==> flow/design.v <==
module mux #(parameter ADDR_WIDTH = 16) (
    output reg  [ADDR_WIDTH -1 :0] out,
    input  wire [ADDR_WIDTH -1 :0] a,
    input  wire [ADDR_WIDTH -1 :0] b,
    input  wire                    sel
);
always @(*) begin
    if (sel) begin
        out = a;
    end
    else begin
        out = b;
    end
end
endmodule
module demux #(parameter ADDR_WIDTH = 16) (
    output reg  [ADDR_WIDTH -1 :0] out1,
    output reg  [ADDR_WIDTH -1 :0] out2,
    input  wire [ADDR_WIDTH -1 :0] in,
    input  wire                    sel
);
always @(*) begin
    out1 = 'd0;
    out2 = 'd0;
    if (sel) begin
        out1 = in;
    end
    else begin
        out2 = in;
    end
end
endmodule
module RoundSaturate #(parameter    IN_WORD_LENGTH    = 9,  IN_INT_LENGTH    = 0, IN_FLOAT_LENGTH    = 8, 
                                    OUT_WORD_LENGTH   = 8, OUT_INT_LENGTH   = 0, OUT_FLOAT_LENGTH   = 7) (
    output reg  signed [OUT_WORD_LENGTH-1:0] i_round_saturated,
    output reg  signed [OUT_WORD_LENGTH-1:0] q_round_saturated,
    input  wire signed [IN_WORD_LENGTH -1:0] i_in,
    input  wire signed [IN_WORD_LENGTH -1:0] q_in
);
wire round_half_up_i;
wire round_half_up_q;
reg saturate_i;
reg saturate_q;
generate
    if (OUT_INT_LENGTH) begin
        assign round_half_up_i    = i_in[IN_FLOAT_LENGTH - OUT_FLOAT_LENGTH -1] && (~i_in[IN_FLOAT_LENGTH + OUT_INT_LENGTH -1 : IN_FLOAT_LENGTH - OUT_FLOAT_LENGTH ]);
        assign round_half_up_q    = q_in[IN_FLOAT_LENGTH - OUT_FLOAT_LENGTH -1] && (~q_in[IN_FLOAT_LENGTH + OUT_INT_LENGTH -1 : IN_FLOAT_LENGTH - OUT_FLOAT_LENGTH ]);
    end
    else begin
        assign round_half_up_i    = i_in[IN_FLOAT_LENGTH - OUT_FLOAT_LENGTH -1] && (~i_in[IN_FLOAT_LENGTH -1 : IN_FLOAT_LENGTH - OUT_FLOAT_LENGTH]); 
        assign round_half_up_q    = q_in[IN_FLOAT_LENGTH - OUT_FLOAT_LENGTH -1] && (~q_in[IN_FLOAT_LENGTH -1 : IN_FLOAT_LENGTH - OUT_FLOAT_LENGTH]);
    end
endgenerate
generate
        if (IN_INT_LENGTH>0 && OUT_INT_LENGTH >0) begin
            always @(*) begin                   
                i_round_saturated = round_half_up_i + {i_in[IN_WORD_LENGTH -1] ,    i_in[IN_FLOAT_LENGTH + OUT_INT_LENGTH -1 : IN_FLOAT_LENGTH ] ,   i_in[ IN_FLOAT_LENGTH -1 : IN_FLOAT_LENGTH - OUT_FLOAT_LENGTH ]};
                q_round_saturated = round_half_up_q + {q_in[IN_WORD_LENGTH -1] ,    q_in[IN_FLOAT_LENGTH + OUT_INT_LENGTH -1 : IN_FLOAT_LENGTH ] ,   q_in[ IN_FLOAT_LENGTH -1 : IN_FLOAT_LENGTH - OUT_FLOAT_LENGTH ]};
                if (i_in[IN_WORD_LENGTH -1]) begin
                    if (!(i_in[IN_FLOAT_LENGTH + IN_INT_LENGTH -1 : IN_FLOAT_LENGTH] == 'd0 || i_in[IN_INT_LENGTH  + IN_FLOAT_LENGTH -1 : IN_FLOAT_LENGTH + OUT_INT_LENGTH] == { ( IN_INT_LENGTH - OUT_INT_LENGTH ) {1'b1} }  )) begin
                        i_round_saturated = {i_in[IN_WORD_LENGTH -1] , { (OUT_WORD_LENGTH -1) {1'b0}} } ;
                    end
                end
                else begin
                    if (i_in[IN_INT_LENGTH  + IN_FLOAT_LENGTH -1 : IN_FLOAT_LENGTH + OUT_INT_LENGTH] ) begin
                       i_round_saturated [OUT_WORD_LENGTH -2:0] = { (OUT_WORD_LENGTH -1) {1'b1}} ;
                    end
                end
                if (q_in[IN_WORD_LENGTH -1]) begin
                    if ((!(q_in[IN_FLOAT_LENGTH + IN_INT_LENGTH -1 : IN_FLOAT_LENGTH] == 'd0 || q_in[IN_INT_LENGTH  + IN_FLOAT_LENGTH -1 : IN_FLOAT_LENGTH + OUT_INT_LENGTH] == { ( IN_INT_LENGTH - OUT_INT_LENGTH ) {1'b1} }  ))) begin
                        q_round_saturated = {q_in[IN_WORD_LENGTH -1] , { (OUT_WORD_LENGTH -1) {1'b0}} } ;
                    end
                end
                else begin
                    if (q_in[IN_INT_LENGTH + IN_FLOAT_LENGTH -1 : IN_FLOAT_LENGTH + OUT_INT_LENGTH]) begin
                       q_round_saturated [OUT_WORD_LENGTH -2:0] = { (OUT_WORD_LENGTH -1) {1'b1}};
                    end
                end 
                if (i_in == { (IN_WORD_LENGTH -1) {1'b1}}) begin
                    i_round_saturated = { (OUT_WORD_LENGTH -1) {1'b0}} ;
                end
                if (q_in == { (IN_WORD_LENGTH -1) {1'b1}}) begin
                    q_round_saturated = { (OUT_WORD_LENGTH -1) {1'b0}};
                end
            end
        end
        else if ((IN_INT_LENGTH>0) && (OUT_INT_LENGTH == 0)) begin
            always @(*) begin
                i_round_saturated = round_half_up_i + {i_in[IN_WORD_LENGTH -1] ,   i_in[ IN_FLOAT_LENGTH -1 : IN_FLOAT_LENGTH - OUT_FLOAT_LENGTH ]};
                q_round_saturated = round_half_up_q + {q_in[IN_WORD_LENGTH -1] ,   q_in[ IN_FLOAT_LENGTH -1 : IN_FLOAT_LENGTH - OUT_FLOAT_LENGTH ]};
                if (i_in[IN_WORD_LENGTH -1]) begin
                    if (!(&i_in[IN_FLOAT_LENGTH + IN_INT_LENGTH -1 : IN_FLOAT_LENGTH])) begin
                        i_round_saturated = {i_in[IN_WORD_LENGTH -1] , { (OUT_WORD_LENGTH -1) {1'b0}} };
                    end
                    if (&i_in[IN_FLOAT_LENGTH + IN_INT_LENGTH -1 : IN_FLOAT_LENGTH - OUT_FLOAT_LENGTH -1]) begin
                        i_round_saturated = { (OUT_WORD_LENGTH -1) {1'b0}};
                    end
                end
                else begin
                    if (i_in[IN_INT_LENGTH  + IN_FLOAT_LENGTH -1 : IN_FLOAT_LENGTH ]) begin
                       i_round_saturated [OUT_WORD_LENGTH -2:0] = { (OUT_WORD_LENGTH -1) {1'b1}}; 
                    end
                    if (&i_in[IN_FLOAT_LENGTH + IN_INT_LENGTH -1 : IN_FLOAT_LENGTH - OUT_FLOAT_LENGTH]) begin
                        i_round_saturated = { (OUT_WORD_LENGTH -1) {1'b1}};
                    end
                end
                if (q_in[IN_WORD_LENGTH -1]) begin
                    if (!(&q_in[IN_FLOAT_LENGTH + IN_INT_LENGTH -1 : IN_FLOAT_LENGTH])) begin
                        q_round_saturated = {q_in[IN_WORD_LENGTH -1] , { (OUT_WORD_LENGTH -1) {1'b0}} };
                    end
                    if (&q_in[IN_FLOAT_LENGTH + IN_INT_LENGTH -1 : IN_FLOAT_LENGTH - OUT_FLOAT_LENGTH -1]) begin
                        q_round_saturated = {(OUT_WORD_LENGTH -1){1'b0}};
                    end
                end
                else begin
                    if (q_in[IN_INT_LENGTH + IN_FLOAT_LENGTH -1 : IN_FLOAT_LENGTH]) begin
                       q_round_saturated [OUT_WORD_LENGTH -2:0] = { (OUT_WORD_LENGTH -1) {1'b1}};
                    end
                    if (&q_in[IN_FLOAT_LENGTH + IN_INT_LENGTH -1 : IN_FLOAT_LENGTH - OUT_FLOAT_LENGTH]) begin
                        q_round_saturated = {(OUT_WORD_LENGTH -1){1'b1}};
                    end
                end  
            end
        end
        else begin
            always @(*) begin
                i_round_saturated =   round_half_up_i +  {i_in[IN_WORD_LENGTH -1] ,i_in[ IN_FLOAT_LENGTH -1 : IN_FLOAT_LENGTH - OUT_FLOAT_LENGTH ]};
                q_round_saturated =   round_half_up_q +  {q_in[IN_WORD_LENGTH -1] ,q_in[ IN_FLOAT_LENGTH -1 : IN_FLOAT_LENGTH - OUT_FLOAT_LENGTH ]};
                if (&i_in[1+ IN_FLOAT_LENGTH -1 : IN_FLOAT_LENGTH - OUT_FLOAT_LENGTH -1]) begin
                    i_round_saturated = { (OUT_WORD_LENGTH -1) {1'b0}};
                end
                if (&q_in[1+ IN_FLOAT_LENGTH -1 : IN_FLOAT_LENGTH - OUT_FLOAT_LENGTH -1]) begin
                    q_round_saturated = { (OUT_WORD_LENGTH -1) {1'b0}};
                end
            end
        end
endgenerate
endmodule
module cmplx_mul #(parameter    IN1_WORD_LENGTH = 16, IN1_INT_LENGTH = 0, IN1_FLOAT_LENGTH = 15,         
                                IN2_WORD_LENGTH = 5,  IN2_INT_LENGTH = 0, IN2_FLOAT_LENGTH = 4,         
                                OUT_WORD_LENGTH = 12, OUT_INT_LENGTH = 0, OUT_FLOAT_LENGTH = 11 ) (     
    output wire signed [OUT_WORD_LENGTH-1:0]    out_i,
    output wire signed [OUT_WORD_LENGTH-1:0]    out_q,
    input  wire signed [IN1_WORD_LENGTH-1:0]    in1_i,
    input  wire signed [IN1_WORD_LENGTH-1:0]    in1_q,
    input  wire signed [IN2_WORD_LENGTH-1:0]    in2_i,
    input  wire signed [IN2_WORD_LENGTH-1:0]    in2_q
);
reg signed [1 + IN1_INT_LENGTH + IN2_INT_LENGTH + 2 + IN1_FLOAT_LENGTH + IN2_FLOAT_LENGTH -1:0] mul_i;
reg signed [1 + IN1_INT_LENGTH + IN2_INT_LENGTH + 2 + IN1_FLOAT_LENGTH + IN2_FLOAT_LENGTH -1:0] mul_q;
reg signed [IN2_WORD_LENGTH-1 +1 :0]    temp1;  
reg signed [IN1_WORD_LENGTH-1 +1 :0]    temp2;  
reg signed [IN1_WORD_LENGTH-1 +1 :0]    temp3;  
reg signed [1 + IN1_INT_LENGTH + IN2_INT_LENGTH + 1 + IN1_FLOAT_LENGTH + IN2_FLOAT_LENGTH -1:0]    temp11;  
reg signed [1 + IN1_INT_LENGTH + IN2_INT_LENGTH + 1 + IN1_FLOAT_LENGTH + IN2_FLOAT_LENGTH -1:0]    temp22; 
reg signed [1 + IN1_INT_LENGTH + IN2_INT_LENGTH + 1 + IN1_FLOAT_LENGTH + IN2_FLOAT_LENGTH -1:0]    temp33; 
always @(*) begin
        temp1 = in2_i + in2_q;
        temp2 = in1_i + in1_q;
        temp3 = in1_q - in1_i;
        temp11 = temp1 * in1_i;
        temp22 = temp2 * in2_q;
        temp33 = temp3 * in2_i;
        mul_i = temp11 - temp22;
        mul_q = temp11 + temp33;
end
RoundSaturate #(    .IN_WORD_LENGTH(1 + IN1_INT_LENGTH + IN2_INT_LENGTH + 2 + IN1_FLOAT_LENGTH + IN2_FLOAT_LENGTH) ,
                    .IN_INT_LENGTH(IN1_INT_LENGTH + IN2_INT_LENGTH + 2),
                    .IN_FLOAT_LENGTH(IN1_FLOAT_LENGTH + IN2_FLOAT_LENGTH),
                    .OUT_WORD_LENGTH(OUT_WORD_LENGTH), 
                    .OUT_INT_LENGTH(OUT_INT_LENGTH), 
                    .OUT_FLOAT_LENGTH(OUT_FLOAT_LENGTH) ) U0_RoundSaturate (
    .i_in(mul_i),
    .q_in(mul_q),
    .i_round_saturated(out_i),
    .q_round_saturated(out_q)
);
endmodule
module radix2 #(parameter   SAMPLE_WORD_LENGTH  = 8, SAMPLE_INT_LENGTH  = 0, SAMPLE_FLOAT_LENGTH  = 7, 
                            TWIDDLE_WORD_LENGTH = 8, TWIDDLE_INT_LENGTH = 0, TWIDDLE_FLOAT_LENGTH = 7) (
    output reg  signed [SAMPLE_WORD_LENGTH -1 :0] out1_i_reg,
    output reg  signed [SAMPLE_WORD_LENGTH -1 :0] out1_q_reg,
    output reg  signed [SAMPLE_WORD_LENGTH -1 :0] out2_i_reg,
    output reg  signed [SAMPLE_WORD_LENGTH -1 :0] out2_q_reg,
    input  wire signed [SAMPLE_WORD_LENGTH -1 :0] in1_i,
    input  wire signed [SAMPLE_WORD_LENGTH -1 :0] in1_q,
    input  wire signed [SAMPLE_WORD_LENGTH -1 :0] in2_i,
    input  wire signed [SAMPLE_WORD_LENGTH -1 :0] in2_q,
    input  wire signed [TWIDDLE_WORD_LENGTH-1 :0] twiddle1_i,
    input  wire signed [TWIDDLE_WORD_LENGTH-1 :0] twiddle1_q,
    input  wire signed [TWIDDLE_WORD_LENGTH-1 :0] twiddle2_i,
    input  wire signed [TWIDDLE_WORD_LENGTH-1 :0] twiddle2_q,
    input  wire                                   ff_en,
    input  wire                                   rst,
    input  wire                                   clk
);
reg  signed [SAMPLE_WORD_LENGTH+1 -1 :0] adder_i_out1,adder_q_out1,adder_i_out2,adder_q_out2;
wire signed [SAMPLE_WORD_LENGTH   -1 :0] out1_i,out1_q,out2_i,out2_q;
always @(posedge clk or negedge rst) begin
    if (!rst) begin
        out1_i_reg <= 'd0;
        out1_q_reg <= 'd0;
        out2_i_reg <= 'd0;
        out2_q_reg <= 'd0;
    end
    else begin
        if (ff_en) begin
            out1_i_reg <= out1_i;
            out1_q_reg <= out1_q;
            out2_i_reg <= out2_i;
            out2_q_reg <= out2_q;
        end
    end
end
always @(*) begin
    adder_i_out1  = in1_i + in2_i;
    adder_q_out1  = in1_q + in2_q;
    adder_i_out2  = in1_i - in2_i;
    adder_q_out2  = in1_q - in2_q;
end
cmplx_mul #(    .IN1_WORD_LENGTH(SAMPLE_WORD_LENGTH+1) , .IN1_INT_LENGTH(SAMPLE_INT_LENGTH+1) , .IN1_FLOAT_LENGTH(SAMPLE_FLOAT_LENGTH ) ,
                .IN2_WORD_LENGTH(TWIDDLE_WORD_LENGTH ) , .IN2_INT_LENGTH(TWIDDLE_INT_LENGTH ) , .IN2_FLOAT_LENGTH(TWIDDLE_FLOAT_LENGTH) ,
                .OUT_WORD_LENGTH(SAMPLE_WORD_LENGTH  ) , .OUT_INT_LENGTH(SAMPLE_INT_LENGTH  ) , .OUT_FLOAT_LENGTH(SAMPLE_FLOAT_LENGTH ) ) 
U1 (
    .out_i (out1_i),
    .out_q (out1_q),
    .in1_i (adder_i_out1),
    .in1_q (adder_q_out1),
    .in2_i (twiddle1_i),
    .in2_q (twiddle1_q)
);
cmplx_mul #(    .IN1_WORD_LENGTH(SAMPLE_WORD_LENGTH+1) , .IN1_INT_LENGTH(SAMPLE_INT_LENGTH+1) , .IN1_FLOAT_LENGTH(SAMPLE_FLOAT_LENGTH ) ,
                .IN2_WORD_LENGTH(TWIDDLE_WORD_LENGTH ) , .IN2_INT_LENGTH(TWIDDLE_INT_LENGTH ) , .IN2_FLOAT_LENGTH(TWIDDLE_FLOAT_LENGTH) ,
                .OUT_WORD_LENGTH(SAMPLE_WORD_LENGTH  ) , .OUT_INT_LENGTH(SAMPLE_INT_LENGTH  ) , .OUT_FLOAT_LENGTH(SAMPLE_FLOAT_LENGTH ) ) 
U2 (                    
    .out_i (out2_i),
    .out_q (out2_q),
    .in1_i (adder_i_out2),
    .in1_q (adder_q_out2),
    .in2_i (twiddle2_i),
    .in2_q (twiddle2_q)
);
endmodule
module fifo #(parameter WORD_LENGTH  = 8, FIFO_DEPTH = 8) (
    output reg  signed [WORD_LENGTH         -1 : 0] data_out,
    output wire                                     empty,
    output wire                                     full,
    output wire        [$clog2(FIFO_DEPTH)  -1 : 0] r_ptr_reg,
    output wire        [$clog2(FIFO_DEPTH)  -1 : 0] w_ptr_reg,
    input  wire signed [WORD_LENGTH         -1 : 0] data_in,
    input  wire                                     w_en,
    input  wire                                     r_en,
    input  wire                                     fft_done,
    input  wire                                     rst,
    input  wire                                     clk
);
localparam PTR_WIDTH = $clog2(FIFO_DEPTH)+1;
reg signed  [WORD_LENGTH -1 : 0] fifo [FIFO_DEPTH -1 : 0];
reg         [PTR_WIDTH   -1 : 0] w_ptr,w_ptr_temp;
reg         [PTR_WIDTH   -1 : 0] r_ptr,r_ptr_temp;
wire                             write;
wire                             read;
always @(posedge clk or negedge rst) begin
    if (!rst) begin
        data_out  <= 'd0;
        w_ptr_temp <= 'd0;
        r_ptr_temp <= 'd0;
    end
    else begin
        w_ptr_temp <= w_ptr;
        r_ptr_temp <= r_ptr;
        if (write) begin
            fifo[w_ptr_temp[PTR_WIDTH-2:0]] <= data_in;
        end
        if (read) begin
            data_out <= fifo[r_ptr_temp[PTR_WIDTH-2:0]];
        end
    end
end
always @(*) begin
    w_ptr = w_ptr_temp;
    r_ptr = r_ptr_temp;
    if (write) begin
        w_ptr = w_ptr_temp + 1'b1;
    end
    if (fft_done) begin
        r_ptr = 'd0;
    end else if (read) begin
        r_ptr = r_ptr_temp + 1'b1;
    end
end
assign full  = (w_ptr_temp[PTR_WIDTH-2:0] == r_ptr_temp[PTR_WIDTH-2:0]) &&  (w_ptr_temp[PTR_WIDTH-1] ^ r_ptr_temp[PTR_WIDTH-1]);
assign empty = (r_ptr_temp == w_ptr_temp);
assign write = w_en && !full;
assign read  = r_en && !empty;
assign w_ptr_reg = w_ptr_temp[$clog2(FIFO_DEPTH)-1 : 0];
assign r_ptr_reg = r_ptr_temp[$clog2(FIFO_DEPTH)-1 : 0];
endmodule
module twiddles #(parameter TWIDDLE_WORD_LENGTH = 8, TWIDDLE_INT_LENGTH = 0, TWIDDLE_FLOAT_LENGTH = 7) (
    output reg  signed  [TWIDDLE_WORD_LENGTH -1 : 0] twiddle_i_reg,
    output reg  signed  [TWIDDLE_WORD_LENGTH -1 : 0] twiddle_q_reg,
    input  wire         [3                   -1 : 0] address,
    input  wire         clk,
    input  wire         rst
);
reg signed [TWIDDLE_WORD_LENGTH -1 : 0] twiddle_i;
reg signed [TWIDDLE_WORD_LENGTH -1 : 0] twiddle_q;
always @(posedge clk or negedge rst) begin
    if (!rst) begin
        twiddle_i_reg <= 'd0;
        twiddle_q_reg <= 'd0;
    end
    else begin
        twiddle_i_reg <= twiddle_i;
        twiddle_q_reg <= twiddle_q;
    end
end
always @(*) begin
    case (address)
        'd0 :   begin 
                    twiddle_i = 8'b01111111; 
                    twiddle_q = 8'b00000000; 
                end
        'd1 :   begin
                    twiddle_i = 8'b01110110;  
                    twiddle_q = 8'b11001111;  
                end
        'd2 :   begin
                    twiddle_i = 8'b01011011;
                    twiddle_q = 8'b10100101;
                end 
        'd3 :   begin
                    twiddle_i = 8'b00110001;  
                    twiddle_q = 8'b10001010;  
                end
        'd4 :   begin
                    twiddle_i = 8'b00000000; 
                    twiddle_q = 8'b10000000; 
                end 
        'd5 :   begin
                    twiddle_i = 8'b11001111; 
                    twiddle_q = 8'b10001010; 
                end 
        'd6 :   begin
                    twiddle_i = 8'b10100101; 
                    twiddle_q = 8'b10100101; 
                end 
        'd7 :   begin
                    twiddle_i = 8'b10001010; 
                    twiddle_q = 8'b11001111; 
                end   
    endcase
end
endmodule
module ctrl #( parameter FIFO_DEPTH = 8) (
    output reg   [3                  -1:0]  twiddle_addr,
    output reg   [5                  -1:0]  counter_r,
    output reg                              fifo1_w_en,
    output reg                              fifo2_w_en,
    output reg                              twiddle_sel,
    output reg                              fifo1_r_en,
    output reg                              fifo2_r_en,
    output wire                             stage_num,
    output wire                             fft_done,
    output wire                             stage4,
    output wire                             idle,
    input  wire  [$clog2(FIFO_DEPTH)  -1:0] r_ptr1,
    input  wire  [$clog2(FIFO_DEPTH)  -1:0] r_ptr2,
    input  wire  [$clog2(FIFO_DEPTH)  -1:0] w_ptr1,
    input  wire  [$clog2(FIFO_DEPTH)  -1:0] w_ptr2,
    input  wire                             fft_strt,
    input  wire                             fifo1_full,
    input  wire                             fifo2_full,
    input  wire                             fifo1_empty,
    input  wire                             fifo2_empty,
    input  wire                             rst,
    input  wire                             clk
);
reg [3 -1 : 0] current_state,next_state;
reg [5 -1 : 0] counter;
reg [2 -1 : 0] stg2_counter,stg2_counter_r;
reg stage1_done, stage2_done, stage3_done, stage4_done ;
localparam  IDLE   = 3'b000,
            STAGE1 = 3'b001,
            STAGE2 = 3'b010,
            STAGE3 = 3'b011,
            STAGE4 = 3'b100;
always @(posedge clk or negedge rst) begin
    if (!rst) begin
        current_state  <= 'd0;
        counter_r      <= 'd0;
        stg2_counter_r <= 'd0;
    end
    else begin
        current_state  <= next_state;
        counter_r      <= counter;
        stg2_counter_r <= stg2_counter;
    end
end
always @(*) begin
    case (current_state)
        IDLE :      begin
                        if (fft_strt) begin
                            next_state = STAGE1;
                            counter = counter_r + 'd1;
                        end
                        else begin
                            next_state = IDLE;
                            counter    = 'd0;
                        end
                        stg2_counter   =  'd0;
                        twiddle_sel    = 1'b1;
                        twiddle_addr   =  'd0;
                        fifo1_w_en     =  'd0;
                        fifo2_w_en     =  'd0;
                        fifo1_r_en     =  'd0;
                        fifo2_r_en     =  'd0;
                        stage1_done    = 1'b0;
                        stage2_done    = 1'b0;
                        stage3_done    = 1'b0;
                        stage4_done    = 1'b0;
                    end
        STAGE1:     begin
                        stage1_done  = (w_ptr2 == 'd8);
                        stage2_done  = 1'b0;
                        stage3_done  = 1'b0;
                        stage4_done  = 1'b0;
                        twiddle_sel  = 1'b0;
                        stg2_counter =  'd0;
                        if (stage1_done) begin
                            next_state = STAGE2;
                            counter    = 'd31;
                        end
                        else begin
                            next_state = STAGE1;
                            counter    = counter_r + 1'b1;
                        end
                        if (counter_r[1:0] == 'd2) begin
                            twiddle_addr = 'd4;
                        end
                        else begin
                            twiddle_addr = 'd0;
                        end
                        fifo1_w_en  =  counter_r[1] && (w_ptr1 != 'd8);
                        fifo2_w_en  = ~counter_r[1] && (counter_r != 'd1);
                        fifo1_r_en  =  'd0;
                        fifo2_r_en  =  'd0; 
                    end
        STAGE2:     begin
                        stage1_done = 1'b0;
                        stage2_done = (r_ptr2 == 'd9) ;
                        stage3_done = 1'b0;
                        stage4_done = 1'b0;
                        if (stage2_done) begin
                            next_state = STAGE3;
                            counter    = 'd0;
                            stg2_counter = 'd0;
                        end
                        else begin
                            next_state = STAGE2;
                            counter    = counter_r + 1'b1;
                            if (stg2_counter_r < 'd3) begin  
                                stg2_counter = stg2_counter_r + 1'b1;
                            end
                            else begin
                                stg2_counter = stg2_counter_r;
                            end
                        end
                        case (counter_r[2:0])
                            'd3:  twiddle_addr = 'd0;
                            'd4:  twiddle_addr = 'd4;
                            'd5:  twiddle_addr = 'd2;
                            'd6:  twiddle_addr = 'd6; 
                            default: twiddle_addr = 'd0;
                        endcase
                        if (counter_r[2:0] > 'd5 ) begin
                            twiddle_sel  = ~counter_r[0];
                        end
                        else begin
                            twiddle_sel  = !(|counter_r[2:0]);
                        end
                        fifo1_w_en   = (counter_r[2:0] > 'd1) && (counter_r[2:0] < 'd6); 
                        fifo2_w_en   = ((counter_r[2:0] > 'd5) || (counter_r[2:0] < 'd2)) && (stg2_counter_r > 'd2);  
                        fifo1_r_en   =  counter_r[0];
                        fifo2_r_en   = ~counter_r[0];
                    end
        STAGE3:     begin
                        stage1_done  = 1'b0;
                        stage2_done  = 1'b0;
                        stage3_done  = (w_ptr2 == 'd7);
                        stage4_done  = 1'b0;
                        if (stage3_done) begin
                            next_state = STAGE4;
                            counter = 'd0;
                        end
                        else begin
                            next_state = STAGE3;
                            counter = counter_r + 'd1;
                        end
                        case (counter_r)
                            'd06:    twiddle_addr = 'd4;
                            'd07:    twiddle_addr = 'd2;
                            'd08:    twiddle_addr = 'd6;
                            'd09:    twiddle_addr = 'd1;
                            'd10:    twiddle_addr = 'd5;
                            'd11:    twiddle_addr = 'd3;
                            'd12:    twiddle_addr = 'd7;
                            default: twiddle_addr = 'd0;
                        endcase
                        stg2_counter =  'd0;
                        if (counter_r > 'd5) begin
                            twiddle_sel  = ~counter_r[0];
                        end 
                        else begin
                            twiddle_sel  = !(|counter_r);
                        end
                        fifo1_w_en   =  (counter_r < 'd8); 
                        fifo2_w_en   =  (counter_r > 'd7) && (counter_r < 'd16);
                        fifo1_r_en   =  counter_r[0];
                        fifo2_r_en   = ~counter_r[0];
                    end
        STAGE4:     begin
                        stage1_done  = 1'b0;
                        stage2_done  = 1'b0;
                        stage3_done  = 1'b0;
                        stage4_done  = (w_ptr2 == 'd0);
                        if (stage4_done) begin
                            next_state  = IDLE;
                            counter     = 'd0;
                        end
                        else begin
                            next_state  = STAGE4;
                            counter     = counter_r + 'd1;
                        end
                        twiddle_addr = 'd0;
                        twiddle_sel  = 'd0;
                        stg2_counter = 'd0;
                        fifo1_w_en   =  (counter_r < 'd8); 
                        fifo2_w_en   =  (counter_r > 'd7) && (counter_r < 'd16);
                        fifo1_r_en   =  counter_r[0];
                        fifo2_r_en   = ~counter_r[0];
                    end
        default:    begin
                        stage1_done  = 1'b0;
                        stage2_done  = 1'b0;
                        stage3_done  = 1'b0;
                        stage4_done  = 1'b0;
                        next_state   = IDLE;
                        counter      = 'd0;
                        twiddle_addr = 'd0;
                        twiddle_sel  = 'd0;
                        stg2_counter = 'd0;
                        fifo1_w_en   = 1'b0; 
                        fifo2_w_en   = 1'b0;
                        fifo1_r_en   = 1'b0;
                        fifo2_r_en   = 1'b0;
        end
    endcase
end
assign stage_num = (current_state[1] | current_state[2]);  
assign fft_done  = stage4_done;
assign stage4    = (current_state == STAGE4);
assign idle      = (current_state == IDLE);
endmodule
module fft #(parameter SAMPLE_WORD_LENGTH  = 8, SAMPLE_INT_LENGTH  = 0, SAMPLE_FLOAT_LENGTH  = 7, FIFO_DEPTH = 16) (
    output wire signed [SAMPLE_WORD_LENGTH -1 : 0]  fifo1_dout_i,
    output wire signed [SAMPLE_WORD_LENGTH -1 : 0]  fifo1_dout_q,
    output wire signed [SAMPLE_WORD_LENGTH -1 : 0]  fifo2_dout_i,
    output wire signed [SAMPLE_WORD_LENGTH -1 : 0]  fifo2_dout_q,
    input  wire signed [SAMPLE_WORD_LENGTH -1 : 0]  din_i,
    input  wire signed [SAMPLE_WORD_LENGTH -1 : 0]  din_q,
    input  wire                                     strt_pulse,
    input  wire                                     valid_in,
    input  wire                                     rst,
    input  wire                                     clk,
    output wire                                     idle,
    output wire                                     res_valid,
    output wire signed [SAMPLE_WORD_LENGTH -1 : 0]  res_i,
    output wire signed [SAMPLE_WORD_LENGTH -1 : 0]  res_q
);
localparam  TWIDDLE_WORD_LENGTH  = 8, 
            TWIDDLE_INT_LENGTH   = 0, 
            TWIDDLE_FLOAT_LENGTH = 7,
            PTR_WIDTH            = $clog2(FIFO_DEPTH);
wire in_sel;
wire signed [SAMPLE_WORD_LENGTH -1 :0] out1_i_reg;
wire signed [SAMPLE_WORD_LENGTH -1 :0] out1_q_reg;
wire signed [SAMPLE_WORD_LENGTH -1 :0] out2_i_reg;
wire signed [SAMPLE_WORD_LENGTH -1 :0] out2_q_reg;
wire signed [SAMPLE_WORD_LENGTH -1 :0] in1_i;
wire signed [SAMPLE_WORD_LENGTH -1 :0] in1_q;
wire signed [SAMPLE_WORD_LENGTH -1 :0] in2_i;
wire signed [SAMPLE_WORD_LENGTH -1 :0] in2_q;
wire signed [SAMPLE_WORD_LENGTH -1 :0] fifo1_din_i;
wire signed [SAMPLE_WORD_LENGTH -1 :0] fifo1_din_q;
wire signed [SAMPLE_WORD_LENGTH -1 :0] fifo2_din_i;
wire signed [SAMPLE_WORD_LENGTH -1 :0] fifo2_din_q;
reg  signed [SAMPLE_WORD_LENGTH -1 :0] din_i_r;
reg  signed [SAMPLE_WORD_LENGTH -1 :0] din_q_r;
wire signed [TWIDDLE_WORD_LENGTH-1 :0] twiddle1_i;
wire signed [TWIDDLE_WORD_LENGTH-1 :0] twiddle1_q;
wire signed [TWIDDLE_WORD_LENGTH-1 :0] twiddle2_i;
wire signed [TWIDDLE_WORD_LENGTH-1 :0] twiddle2_q;
wire signed [SAMPLE_WORD_LENGTH -1 :0] in_i,in_fb_i;
wire signed [SAMPLE_WORD_LENGTH -1 :0] in_q,in_fb_q;
reg valid_in_r,valid_in_r_r,valid_in_r_r_r,strt_pulse_r;
wire [5                  -1 : 0] counter;
wire [SAMPLE_WORD_LENGTH -1 : 0] temp_i, temp_q;
wire [PTR_WIDTH          -1 : 0] r_ptr1,r_ptr2,w_ptr1,w_ptr2;
mux #(.ADDR_WIDTH(SAMPLE_WORD_LENGTH)) mux_U3 (
    .out(in_fb_i),
    .a  (fifo2_dout_i),
    .b  (fifo1_dout_i),
    .sel(counter[0])
);
mux #(.ADDR_WIDTH(SAMPLE_WORD_LENGTH)) mux_U4 (
    .out(in_fb_q),
    .a  (fifo2_dout_q),
    .b  (fifo1_dout_q),
    .sel(counter[0])
);
wire stage_num;
mux #(.ADDR_WIDTH(SAMPLE_WORD_LENGTH)) mux_U5 (
    .out(in_i),
    .a  (in_fb_i),
    .b  (din_i_r),
    .sel(stage_num)
);
mux #(.ADDR_WIDTH(SAMPLE_WORD_LENGTH)) mux_U6 (
    .out(in_q),
    .a  (in_fb_q),
    .b  (din_q_r),
    .sel(stage_num)
);
demux #(.ADDR_WIDTH(SAMPLE_WORD_LENGTH)) demux_U0 (
    .out1(in2_i ),
    .out2(in1_i ),
    .in  (in_i ),
    .sel (counter[0])
);
demux #(.ADDR_WIDTH(SAMPLE_WORD_LENGTH)) demux_U1 (
    .out1(in2_q ),
    .out2(in1_q ),
    .in  (in_q  ),
    .sel (counter[0])
);
reg signed [TWIDDLE_WORD_LENGTH -1 : 0] twiddle1_i_r,twiddle1_q_r;
reg signed [SAMPLE_WORD_LENGTH  -1 : 0] in1_i_r,in1_q_r;
radix2 #(   .SAMPLE_WORD_LENGTH (SAMPLE_WORD_LENGTH), .SAMPLE_INT_LENGTH (SAMPLE_INT_LENGTH), .SAMPLE_FLOAT_LENGTH (SAMPLE_FLOAT_LENGTH),
            .TWIDDLE_WORD_LENGTH(TWIDDLE_WORD_LENGTH), .TWIDDLE_INT_LENGTH(TWIDDLE_INT_LENGTH), .TWIDDLE_FLOAT_LENGTH(TWIDDLE_FLOAT_LENGTH)) radix2_U0 (
    .out1_i_reg(out1_i_reg),
    .out1_q_reg(out1_q_reg),
    .out2_i_reg(out2_i_reg),
    .out2_q_reg(out2_q_reg),
    .in1_i     (in1_i_r),
    .in1_q     (in1_q_r),
    .in2_i     (in2_i),
    .in2_q     (in2_q),
    .twiddle1_i(twiddle1_i_r),
    .twiddle1_q(twiddle1_q_r),
    .twiddle2_i(twiddle2_i),
    .twiddle2_q(twiddle2_q),
    .ff_en     (counter[0]),
    .rst       (rst),
    .clk       (clk)
);
mux #(.ADDR_WIDTH(SAMPLE_WORD_LENGTH)) mux_U0 (
    .out(temp_i),
    .a  (out2_i_reg),
    .b  (out1_i_reg),
    .sel(counter[0])
);
mux #(.ADDR_WIDTH(SAMPLE_WORD_LENGTH)) mux_U1 (
    .out(temp_q),
    .a  (out2_q_reg ),
    .b  (out1_q_reg ),
    .sel(counter[0])
);
wire [SAMPLE_WORD_LENGTH*2 -1 : 0] fifo1_dout,fifo2_dout;
wire fifo1_full,fifo2_full,fifo1_w_en,fifo2_w_en,fifo1_r_en,fifo2_r_en,fifo1_empty,fifo2_empty;
demux #(.ADDR_WIDTH(SAMPLE_WORD_LENGTH)) demux_U2 (
    .out1(fifo1_din_i),
    .out2(fifo2_din_i),
    .in  (temp_i ),
    .sel (fifo1_w_en)
);
demux #(.ADDR_WIDTH(SAMPLE_WORD_LENGTH)) demux_U3 (
    .out1(fifo1_din_q),
    .out2(fifo2_din_q),
    .in  (temp_q ),
    .sel (fifo1_w_en)
);
wire fft_done;
fifo #(.WORD_LENGTH(2 * SAMPLE_WORD_LENGTH), .FIFO_DEPTH(FIFO_DEPTH)) fifo_U0 (
    .data_out  (fifo1_dout),
    .empty     (fifo1_empty),
    .full      (fifo1_full),
    .r_ptr_reg (r_ptr1),
    .w_ptr_reg (w_ptr1),
    .data_in   ({fifo1_din_i,fifo1_din_q}),
    .w_en      (fifo1_w_en && valid_in_r_r_r),
    .r_en      (fifo1_r_en),
    .fft_done  (fft_done),
    .rst       (rst),
    .clk       (clk)
); 
fifo #(.WORD_LENGTH(2 * SAMPLE_WORD_LENGTH), .FIFO_DEPTH(FIFO_DEPTH)) fifo_U1 (
    .data_out  (fifo2_dout),
    .empty     (fifo2_empty),
    .full      (fifo2_full),
    .r_ptr_reg (r_ptr2),
    .w_ptr_reg (w_ptr2),
    .data_in   ({fifo2_din_i,fifo2_din_q}),
    .w_en      (fifo2_w_en && valid_in_r_r_r),
    .r_en      (fifo2_r_en),
    .fft_done  (fft_done),
    .rst       (rst),
    .clk       (clk)
);
wire [TWIDDLE_WORD_LENGTH -1 : 0] twiddle_i_reg,twiddle_q_reg;
wire [3                   -1 : 0] address;
twiddles #(.TWIDDLE_WORD_LENGTH(TWIDDLE_WORD_LENGTH), .TWIDDLE_INT_LENGTH(TWIDDLE_INT_LENGTH), .TWIDDLE_FLOAT_LENGTH(TWIDDLE_FLOAT_LENGTH) ) twiddles_U0 (
    .twiddle_i_reg (twiddle_i_reg),
    .twiddle_q_reg (twiddle_q_reg),
    .address       (address),
    .clk           (clk),
    .rst           (rst)
);
wire            twiddle_sel;
wire            stage4;
ctrl #(.FIFO_DEPTH (FIFO_DEPTH)) ctrl_U0 (
    .twiddle_addr  (address),
    .counter_r     (counter),
    .fifo1_w_en    (fifo1_w_en),
    .fifo2_w_en    (fifo2_w_en),
    .r_ptr1        (r_ptr1),
    .r_ptr2        (r_ptr2),
    .w_ptr1        (w_ptr1),
    .w_ptr2        (w_ptr2),
    .twiddle_sel   (twiddle_sel),
    .fifo1_r_en    (fifo1_r_en),
    .fifo2_r_en    (fifo2_r_en),
    .stage_num     (stage_num),
    .stage4        (stage4),
    .idle          (idle),
    .fft_done      (fft_done),
    .fft_strt   (strt_pulse_r),
    .fifo1_full    (fifo1_full),
    .fifo2_full    (fifo2_full),
    .fifo1_empty   (fifo1_empty),
    .fifo2_empty   (fifo2_empty),
    .rst           (rst),
    .clk           (clk)
);
demux #(.ADDR_WIDTH(TWIDDLE_WORD_LENGTH)) demux_U4 (
    .out1(twiddle1_i ),
    .out2(twiddle2_i ),
    .in  (twiddle_i_reg),
    .sel (twiddle_sel)
);
demux #(.ADDR_WIDTH(TWIDDLE_WORD_LENGTH)) demux_U5 (
    .out1(twiddle1_q ),
    .out2(twiddle2_q ),
    .in  (twiddle_q_reg),
    .sel (twiddle_sel)
);
always @(posedge clk or negedge rst) begin
    if (!rst) begin
        twiddle1_i_r    <= 'd0;
        twiddle1_q_r    <= 'd0;
        in1_i_r         <= 'd0;
        in1_q_r         <= 'd0;
        din_i_r         <= 'd0;
        din_q_r         <= 'd0;
        valid_in_r      <= 'd0;
        valid_in_r_r    <= 'd0;
        valid_in_r_r_r  <= 'd0;
        strt_pulse_r    <= 'd0;
    end
    else begin
        if (twiddle_sel) begin
            twiddle1_i_r <= twiddle1_i;
            twiddle1_q_r <= twiddle1_q;
        end
        in1_i_r        <= in1_i;
        in1_q_r        <= in1_q;
        din_i_r        <= din_i;
        din_q_r        <= din_q;
        valid_in_r     <= valid_in;
        valid_in_r_r   <= valid_in_r;
        valid_in_r_r_r <= valid_in_r_r;
        strt_pulse_r   <= strt_pulse;
    end
end
assign fifo1_dout_i = $signed(fifo1_dout[2*SAMPLE_WORD_LENGTH -1 : SAMPLE_WORD_LENGTH]);
assign fifo1_dout_q = $signed(fifo1_dout[  SAMPLE_WORD_LENGTH -1 : 0                 ]);
assign fifo2_dout_i = $signed(fifo2_dout[2*SAMPLE_WORD_LENGTH -1 : SAMPLE_WORD_LENGTH]);
assign fifo2_dout_q = $signed(fifo2_dout[  SAMPLE_WORD_LENGTH -1 : 0                 ]);
assign res_valid = stage4 && valid_in_r_r_r && ((fifo1_w_en && !fifo1_full) || (fifo2_w_en && !fifo2_full));
assign res_i     = temp_i;
assign res_q     = temp_q;
endmodule
module fft16 (
    input  wire              clk,
    input  wire              rst_n,
    input  wire              start,
    input  wire signed [8:0] din_i,
    input  wire signed [8:0] din_q,
    output wire              ready,
    output wire              dout_valid,
    output wire signed [8:0] dout_i,
    output wire signed [8:0] dout_q
);
wire signed [8:0] fifo1_dout_i, fifo1_dout_q, fifo2_dout_i, fifo2_dout_q;
fft #(.SAMPLE_WORD_LENGTH(9), .SAMPLE_INT_LENGTH(0), .SAMPLE_FLOAT_LENGTH(8), .FIFO_DEPTH(16)) u_fft (
    .fifo1_dout_i (fifo1_dout_i),
    .fifo1_dout_q (fifo1_dout_q),
    .fifo2_dout_i (fifo2_dout_i),
    .fifo2_dout_q (fifo2_dout_q),
    .din_i        (din_i),
    .din_q        (din_q),
    .strt_pulse   (start),
    .valid_in     (1'b1),
    .rst          (rst_n),
    .clk          (clk),
    .idle         (ready),
    .res_valid    (dout_valid),
    .res_i        (dout_i),
    .res_q        (dout_q)
);
endmodule
From RTL to reports: fft16 --
The steps from the RTL of fft16 to its reports follow in flow order. Line numbers count from 1 in the design file above. Operators carry their Yosys type and port widths (W data, S select, Z words). Library cell names are shortened. The mark n/a stands for no value.
Design: design top fft16, clock input clk, standard-cell library sky130hd, timing corner tt_025C_1v80

After elaboration --
Source: Yosys, flattened and elaborated. Widths are those after wreduce. Registers that Yosys merges into a memory's read port (data or address) are not register bits. Print and check cells do not count. Yosys's memory passes give these memory sizes; they may raise the number of words (mostly to a power of two), join words into wider ones and drop unused or constant bits.
Bit counts: register bits 742, memory bits (read-only) 120, word width x clocked read ports 15, memories 1, elaborated cells 347
Memories:
- (no name shown) | words 8, bits a word 15, rd ports 1, wr ports 0, RTL line 319 | case (address)
Cells by class: $add $sub $neg 25, multipliers 6, magnitude comparators 10, equal/unequal tests 82, muxes and demuxes 69, bitwise logic cells 9, reductions and logical operators 89
Operator list (count):
- $mul A11 B8 Y18 | 4
- $pmux W18 S16 | 2
- $mul A9 B10 Y18 | 2
- $mux W9 | 30
- $eq A4 B4 Y1 const B | 32
- $reduce_and A3 Y1 | 36
- $eq A4 B3 Y1 const B | 16
- $reduce_and A12 Y1 | 4
- $mux W8 | 6
- $mux W5 | 9
- $reduce_and A11 Y1 | 4
- $add A18 B18 Y19 | 2
- $sub A18 B18 Y19 | 2
- $add A1 B9 Y9 | 4
- $logic_and A1 B8 Y1 | 4
- $eq A4 B2 Y1 const B | 8
- $not A8 Y8 | 4
- $add A5 B1 Y5 const B | 6
- $eq A5 B4 Y1 const B | 5
- $pmux W5 S5 | 1
- $add A10 B10 Y11 | 2
- $sub A10 B10 Y11 | 2
- $pmux W3 S7 | 1
- $add A9 B9 Y10 | 2
- $sub A9 B9 Y10 | 2
- $add A8 B8 Y9 | 2
- $pmux W3 S3 | 2
- $logic_and A1 B1 Y1 | 17
Other operator kinds: 38; their cells: 79.

Longest topological paths --
Longest topological path by Yosys (ltp), each cell counted once; first at word level (registers and memories cut), then after technology mapping (sequential cells cut; the memories' decode and read muxes count).
Depth: depth in word-level cells 14, ABC_AREA 0, gate-level depth with buffers 55, mapped depth without buffers 51

Mapped cells and area --
The flow's flattened synthesis, as Yosys stat reports it; memories are mapped. The netlist is that of the ABC_AREA named above (0 if unset); the other value can give another one.
Mapped netlist: cells in the netlist 4821, cell area after synthesis 52904.5 um^2, area of sequential cells 21500.6 um^2, flip-flop cells 744, buffers 153
Cell types (count):
- edfxtp_1 | 576
- fa_1 | 410
- ha_1 | 394
- dfrtp_1 | 168
- inv_1 | 659
- xnor2_1 | 197
- nand2_1 | 374
- nor2_1 | 368
- a22oi_1 | 126
- a21oi_1 | 170
- and2_1 | 132
- xor2_1 | 90
- o21ai_0 | 145
- a22o_1 | 69
- a221oi_1 | 68
- clkbuf_1 | 135
- nand2b_1 | 59
- nand4_1 | 54
Not listed: further types 89, cells in them 627. By module: a second synthesis without flattening, with its own total; a netlist apart from the flattened one above.
Unflattened totals: cells (unflattened synthesis) 5352, area (unflattened synthesis) 58302.2 um^2
Rows give one instance, submodules left out.
By module:
- fifo | times used 2, cells 772, area 12425.7 um^2
- cmplx_mul | times used 2, cells 1467, area 12250.5 um^2
- radix2 | times used 1, cells 291, area 2879.0 um^2
- fft | times used 1, cells 80, area 1684.1 um^2
- RoundSaturate | times used 2, cells 88, area 624.3 um^2
- ctrl (FIFO_DEPTH=16) | times used 1, cells 114, area 929.6 um^2
- mux (ADDR_WIDTH=9) | times used 6, cells 10, area 146.4 um^2
- twiddles | times used 1, cells 42, area 553.0 um^2
- demux (ADDR_WIDTH=9) | times used 4, cells 19, area 133.9 um^2
- demux (ADDR_WIDTH=8) | times used 2, cells 17, area 118.9 um^2
- fft16 | times used 1, cells 1, area 3.8 um^2

Worst setup path after synthesis --
Source: OpenSTA report_checks on the synthesized netlist (no wires, ideal clock, input and output delay 20% of the period each), path of least setup slack; recovery checks are left aside. Register names are those of the netlist, which keeps one name where synthesis merged equal registers.
Path after synthesis: path type reg-to-reg, start point reg u_fft.ctrl_U0.counter_r[0], end point reg u_fft.radix2_U0.out2_q_reg[7], period 10.0 ns, library setup time 0.099 ns, launch time at the first pin 0.000 ns, data arrival time 10.856 ns, data required time 9.901 ns, setup slack -0.956 ns, path delay 10.955 ns, stages on the path 49, period reached after synthesis 10.956 ns
"path delay" is the arrival time less input delay plus setup time. "stages on the path" counts driving pins, that of a launching flip-flop among them; a cell with two outputs on the path counts twice. "period reached after synthesis" is the clock period less the worst setup slack; recovery checks do not enter. This is arithmetic on one report: input and output delays are still those of the set period (20% each). Between the ends stands the longest chain of elaborated cells between them, by number of cells; it is not shown to be the way that was timed. Of several equally long chains one is given. Each line given opens the expression or statement behind the cell; cells for indexed reads and writes are added by Yosys, which also makes memories of some case tables.
On the way, after synthesis: cells stage by stage dfrtp_1 buf_6 inv_1 clkbuf_1 clkbuf_1 ha_1 nor2b_1 a211o_1 a21oi_1 clkbuf_1 buf_1 nand2_1 inv_1 ha_1 fa_1 a21o_1 a21oi_1 nor2_1 [... 13 more ...] a21oi_1 ha_1 nor2_1 a31o_2 a31oi_2 a21o_1 maj3_2 a21o_2 and4_4 o21ai_0 nor2_1 nor2_1 ha_1 nand3_2 a2111oi_0 a211oi_2 xnor2_1 a311oi_1, length of the longest elaborated chain 14, elaborated cells on any way between the ends 37, classes of those cells 6 x add/sub; 2 x mul; 2 x compare; 16 x mux; 2 x logic; 9 x reduce/logical
RTL lines, path after synthesis:
- start, declared | RTL line 357 | output reg   [5                  -1:0]  counter_r,
- start, assigned | RTL line 391 | counter_r      <= 'd0;
- start, assigned | RTL line 396 | counter_r      <= counter;
- $reduce_or A5 Y1 | RTL line 515 | twiddle_sel  = !(|counter_r);
- $logic_not A1 Y1 | RTL line 515
- $mux W1 | RTL line 511 | if (counter_r > 'd5) begin
- $pmux W1 S3 | RTL line 401 | case (current_state)
- $mux W8 | RTL line 25 | if (sel) begin
- $add A8 B8 Y9 | RTL line 158 | temp1 = in2_i + in2_q;
- $mul A9 B10 Y18 | RTL line 161 | temp11 = temp1 * in1_i;
- $add A18 B18 Y19 | RTL line 165 | mul_q = temp11 + temp33;
- $not A8 Y8 | RTL line 51 | assign round_half_up_q    = q_in[IN_FLOAT_LENGTH - OUT_FLOAT_LENGTH -1] && (~q_in[IN_FLOAT_LENGTH -1 : IN_FLOA ...
- $logic_and A1 B8 Y1 | RTL line 51
- $add A1 B9 Y9 | RTL line 90 | q_round_saturated = round_half_up_q + {q_in[IN_WORD_LENGTH -1] ,   q_in[ IN_FLOAT_LENGTH -1 : IN_FLOAT_LENGTH ...
- $mux W8 | RTL line 116 | if (q_in[IN_INT_LENGTH + IN_FLOAT_LENGTH -1 : IN_FLOAT_LENGTH]) begin
- $mux W9 | RTL line 119 | if (&q_in[IN_FLOAT_LENGTH + IN_INT_LENGTH -1 : IN_FLOAT_LENGTH - OUT_FLOAT_LENGTH]) begin
- $mux W9 | RTL line 107 | if (q_in[IN_WORD_LENGTH -1]) begin
- end, assigned | RTL line 204 | out2_q_reg <= 'd0;
- end, assigned | RTL line 211 | out2_q_reg <= out2_q;
- end, declared | RTL line 184 | output reg  signed [SAMPLE_WORD_LENGTH -1 :0] out2_q_reg,

Worst path after layout --
From the final timing report of run 1: the path of least setup slack in the routed layout; clock arrival at registers is part of the times.
Path post-layout: path type reg-to-reg, start point reg u_fft.ctrl_U0.current_state[2], end point reg u_fft.radix2_U0.out1_q_reg[7], period 9.91 ns, library setup time 0.08 ns, launch time at the first pin 0.66 ns, data arrival time 10.23 ns, data required time 10.45 ns, setup slack 0.22 ns, stages on the path 46
Between the ends stands the longest chain of elaborated cells between them, by number of cells; it is not shown to be the way that was timed. Of several equally long chains one is given.
On the way, post-layout: cells stage by stage dfrtp_2 or2_4 buf_4 and2_0 o21ai_1 buf_4 ha_2 o21a_1 buf_6 xor2_4 ha_4 inv_4 a21o_1 a21oi_1 nor2_1 nor2_2 xnor2_2 buf_4 [... 10 more ...] a21oi_2 xnor2_2 ha_2 or3_4 nor3_4 o31a_1 xnor2_2 and2_4 a21boi_2 ha_2 nand3b_1 mux2i_2 o311ai_4 or4b_1 nand4_1 xor2_1 a21oi_1 a21oi_1, length of the longest elaborated chain 13, elaborated cells on any way between the ends 23, source lines of those cells 16, classes of those cells 5 x add/sub; 2 x mul; 9 x mux; 2 x logic; 5 x reduce/logical
RTL lines, path post-layout:
- start, declared | RTL line 379 | reg [3 -1 : 0] current_state,next_state;
- start, assigned | RTL line 390 | current_state  <= 'd0;
- start, assigned | RTL line 395 | current_state  <= next_state;
- $or A1 B1 Y1 | RTL line 560 | assign stage_num = (current_state[1] | current_state[2]);
- $mux W9 | RTL line 8 | if (sel) begin
- $mux W9 | RTL line 25 | if (sel) begin
- $add A9 B9 Y10 | RTL line 217 | adder_q_out1  = in1_q + in2_q;
- $sub A10 B10 Y11 | RTL line 160 | temp3 = in1_q - in1_i;
- $mul A11 B8 Y18 | RTL line 163 | temp33 = temp3 * in2_i;
- $add A18 B18 Y19 | RTL line 165 | mul_q = temp11 + temp33;
- $not A8 Y8 | RTL line 51 | assign round_half_up_q    = q_in[IN_FLOAT_LENGTH - OUT_FLOAT_LENGTH -1] && (~q_in[IN_FLOAT_LENGTH -1 : IN_FLOA ...
- $logic_and A1 B8 Y1 | RTL line 51
- $add A1 B9 Y9 | RTL line 90 | q_round_saturated = round_half_up_q + {q_in[IN_WORD_LENGTH -1] ,   q_in[ IN_FLOAT_LENGTH -1 : IN_FLOAT_LENGTH ...
- $mux W8 | RTL line 116 | if (q_in[IN_INT_LENGTH + IN_FLOAT_LENGTH -1 : IN_FLOAT_LENGTH]) begin
- $mux W9 | RTL line 119 | if (&q_in[IN_FLOAT_LENGTH + IN_INT_LENGTH -1 : IN_FLOAT_LENGTH - OUT_FLOAT_LENGTH]) begin
- $mux W9 | RTL line 107 | if (q_in[IN_WORD_LENGTH -1]) begin
- end, assigned | RTL line 202 | out1_q_reg <= 'd0;
- end, assigned | RTL line 209 | out1_q_reg <= out1_q;
- end, declared | RTL line 182 | output reg  signed [SAMPLE_WORD_LENGTH -1 :0] out1_q_reg,

Measured results for fft16: 3 stored runs of the Yosys and OpenROAD flow on sky130hd. The settings differ; the order carries no meaning. The constraints put input and output delay at 20% of the set period each and load the outputs with 0.01 pF.
"achieved clock period": clock period set for the run, less the worst setup slack. It is reckoned from that one timing run; input and output delays stay at 20% of the period that was set.
"worst setup path time" is the time allowed to the run's worst setup path (the clock period less input and output delay, where it has them) less its slack. Clock arrival times count: a late capture clock shortens it, a late launch clock lengthens it.
[run 1] settings: period_ns=9.91, CAP_MARGIN=20, CORE_MARGIN=2, CORE_UTILIZATION=40, SLEW_MARGIN=20
[run 1] result: chip area after synthesis (Yosys) 52904.5 um^2, die area 135185.0 um^2, standard-cell area of the final layout 64679.5 um^2, utilization 49.3 %, worst setup slack after layout 0.221 ns, total negative slack 0.000 ns, worst hold slack 0.350 ns, achieved clock period 9.689 ns, worst setup path time 9.69 ns, worst setup path kind reg-to-reg
[run 2] settings: CELL_PAD_IN_SITES_GLOBAL_PLACEMENT=1, CORE_MARGIN=6, CORE_UTILIZATION=34, CTS_CLUSTER_DIAMETER=225, CTS_CLUSTER_SIZE=31, GPL_ROUTABILITY_DRIVEN=0, MAX_ROUTING_LAYER=met5, PLACE_DENSITY_LB_ADDON=0.2, SETUP_SLACK_MARGIN=-0.33, SLEW_MARGIN=5, period_ns=6.97, CAP_MARGIN=20
[run 2] result: chip area after synthesis (Yosys) 52904.5 um^2, die area 165214.0 um^2, standard-cell area of the final layout 67419.7 um^2, utilization 43.7 %, worst setup slack after layout -2.704 ns, total negative slack -85.337 ns, worst hold slack 0.361 ns, achieved clock period 9.674 ns, worst setup path time 9.67 ns, worst setup path kind reg-to-reg
[run 3] settings: CAP_MARGIN=35, CELL_PAD_IN_SITES_GLOBAL_PLACEMENT=1, CORE_ASPECT_RATIO=0.92, CORE_UTILIZATION=37, CTS_CLUSTER_DIAMETER=225, MIN_ROUTING_LAYER=met2, TNS_END_PERCENT=20, period_ns=10.0, CORE_MARGIN=2, SLEW_MARGIN=20
[run 3] result: chip area after synthesis (Yosys) 52904.5 um^2, die area 146029.0 um^2, standard-cell area of the final layout 66750.3 um^2, utilization 46.9 %, worst setup slack after layout 0.142 ns, total negative slack 0.000 ns, worst hold slack 0.365 ns, achieved clock period 9.858 ns, worst setup path time 9.86 ns, worst setup path kind reg-to-reg
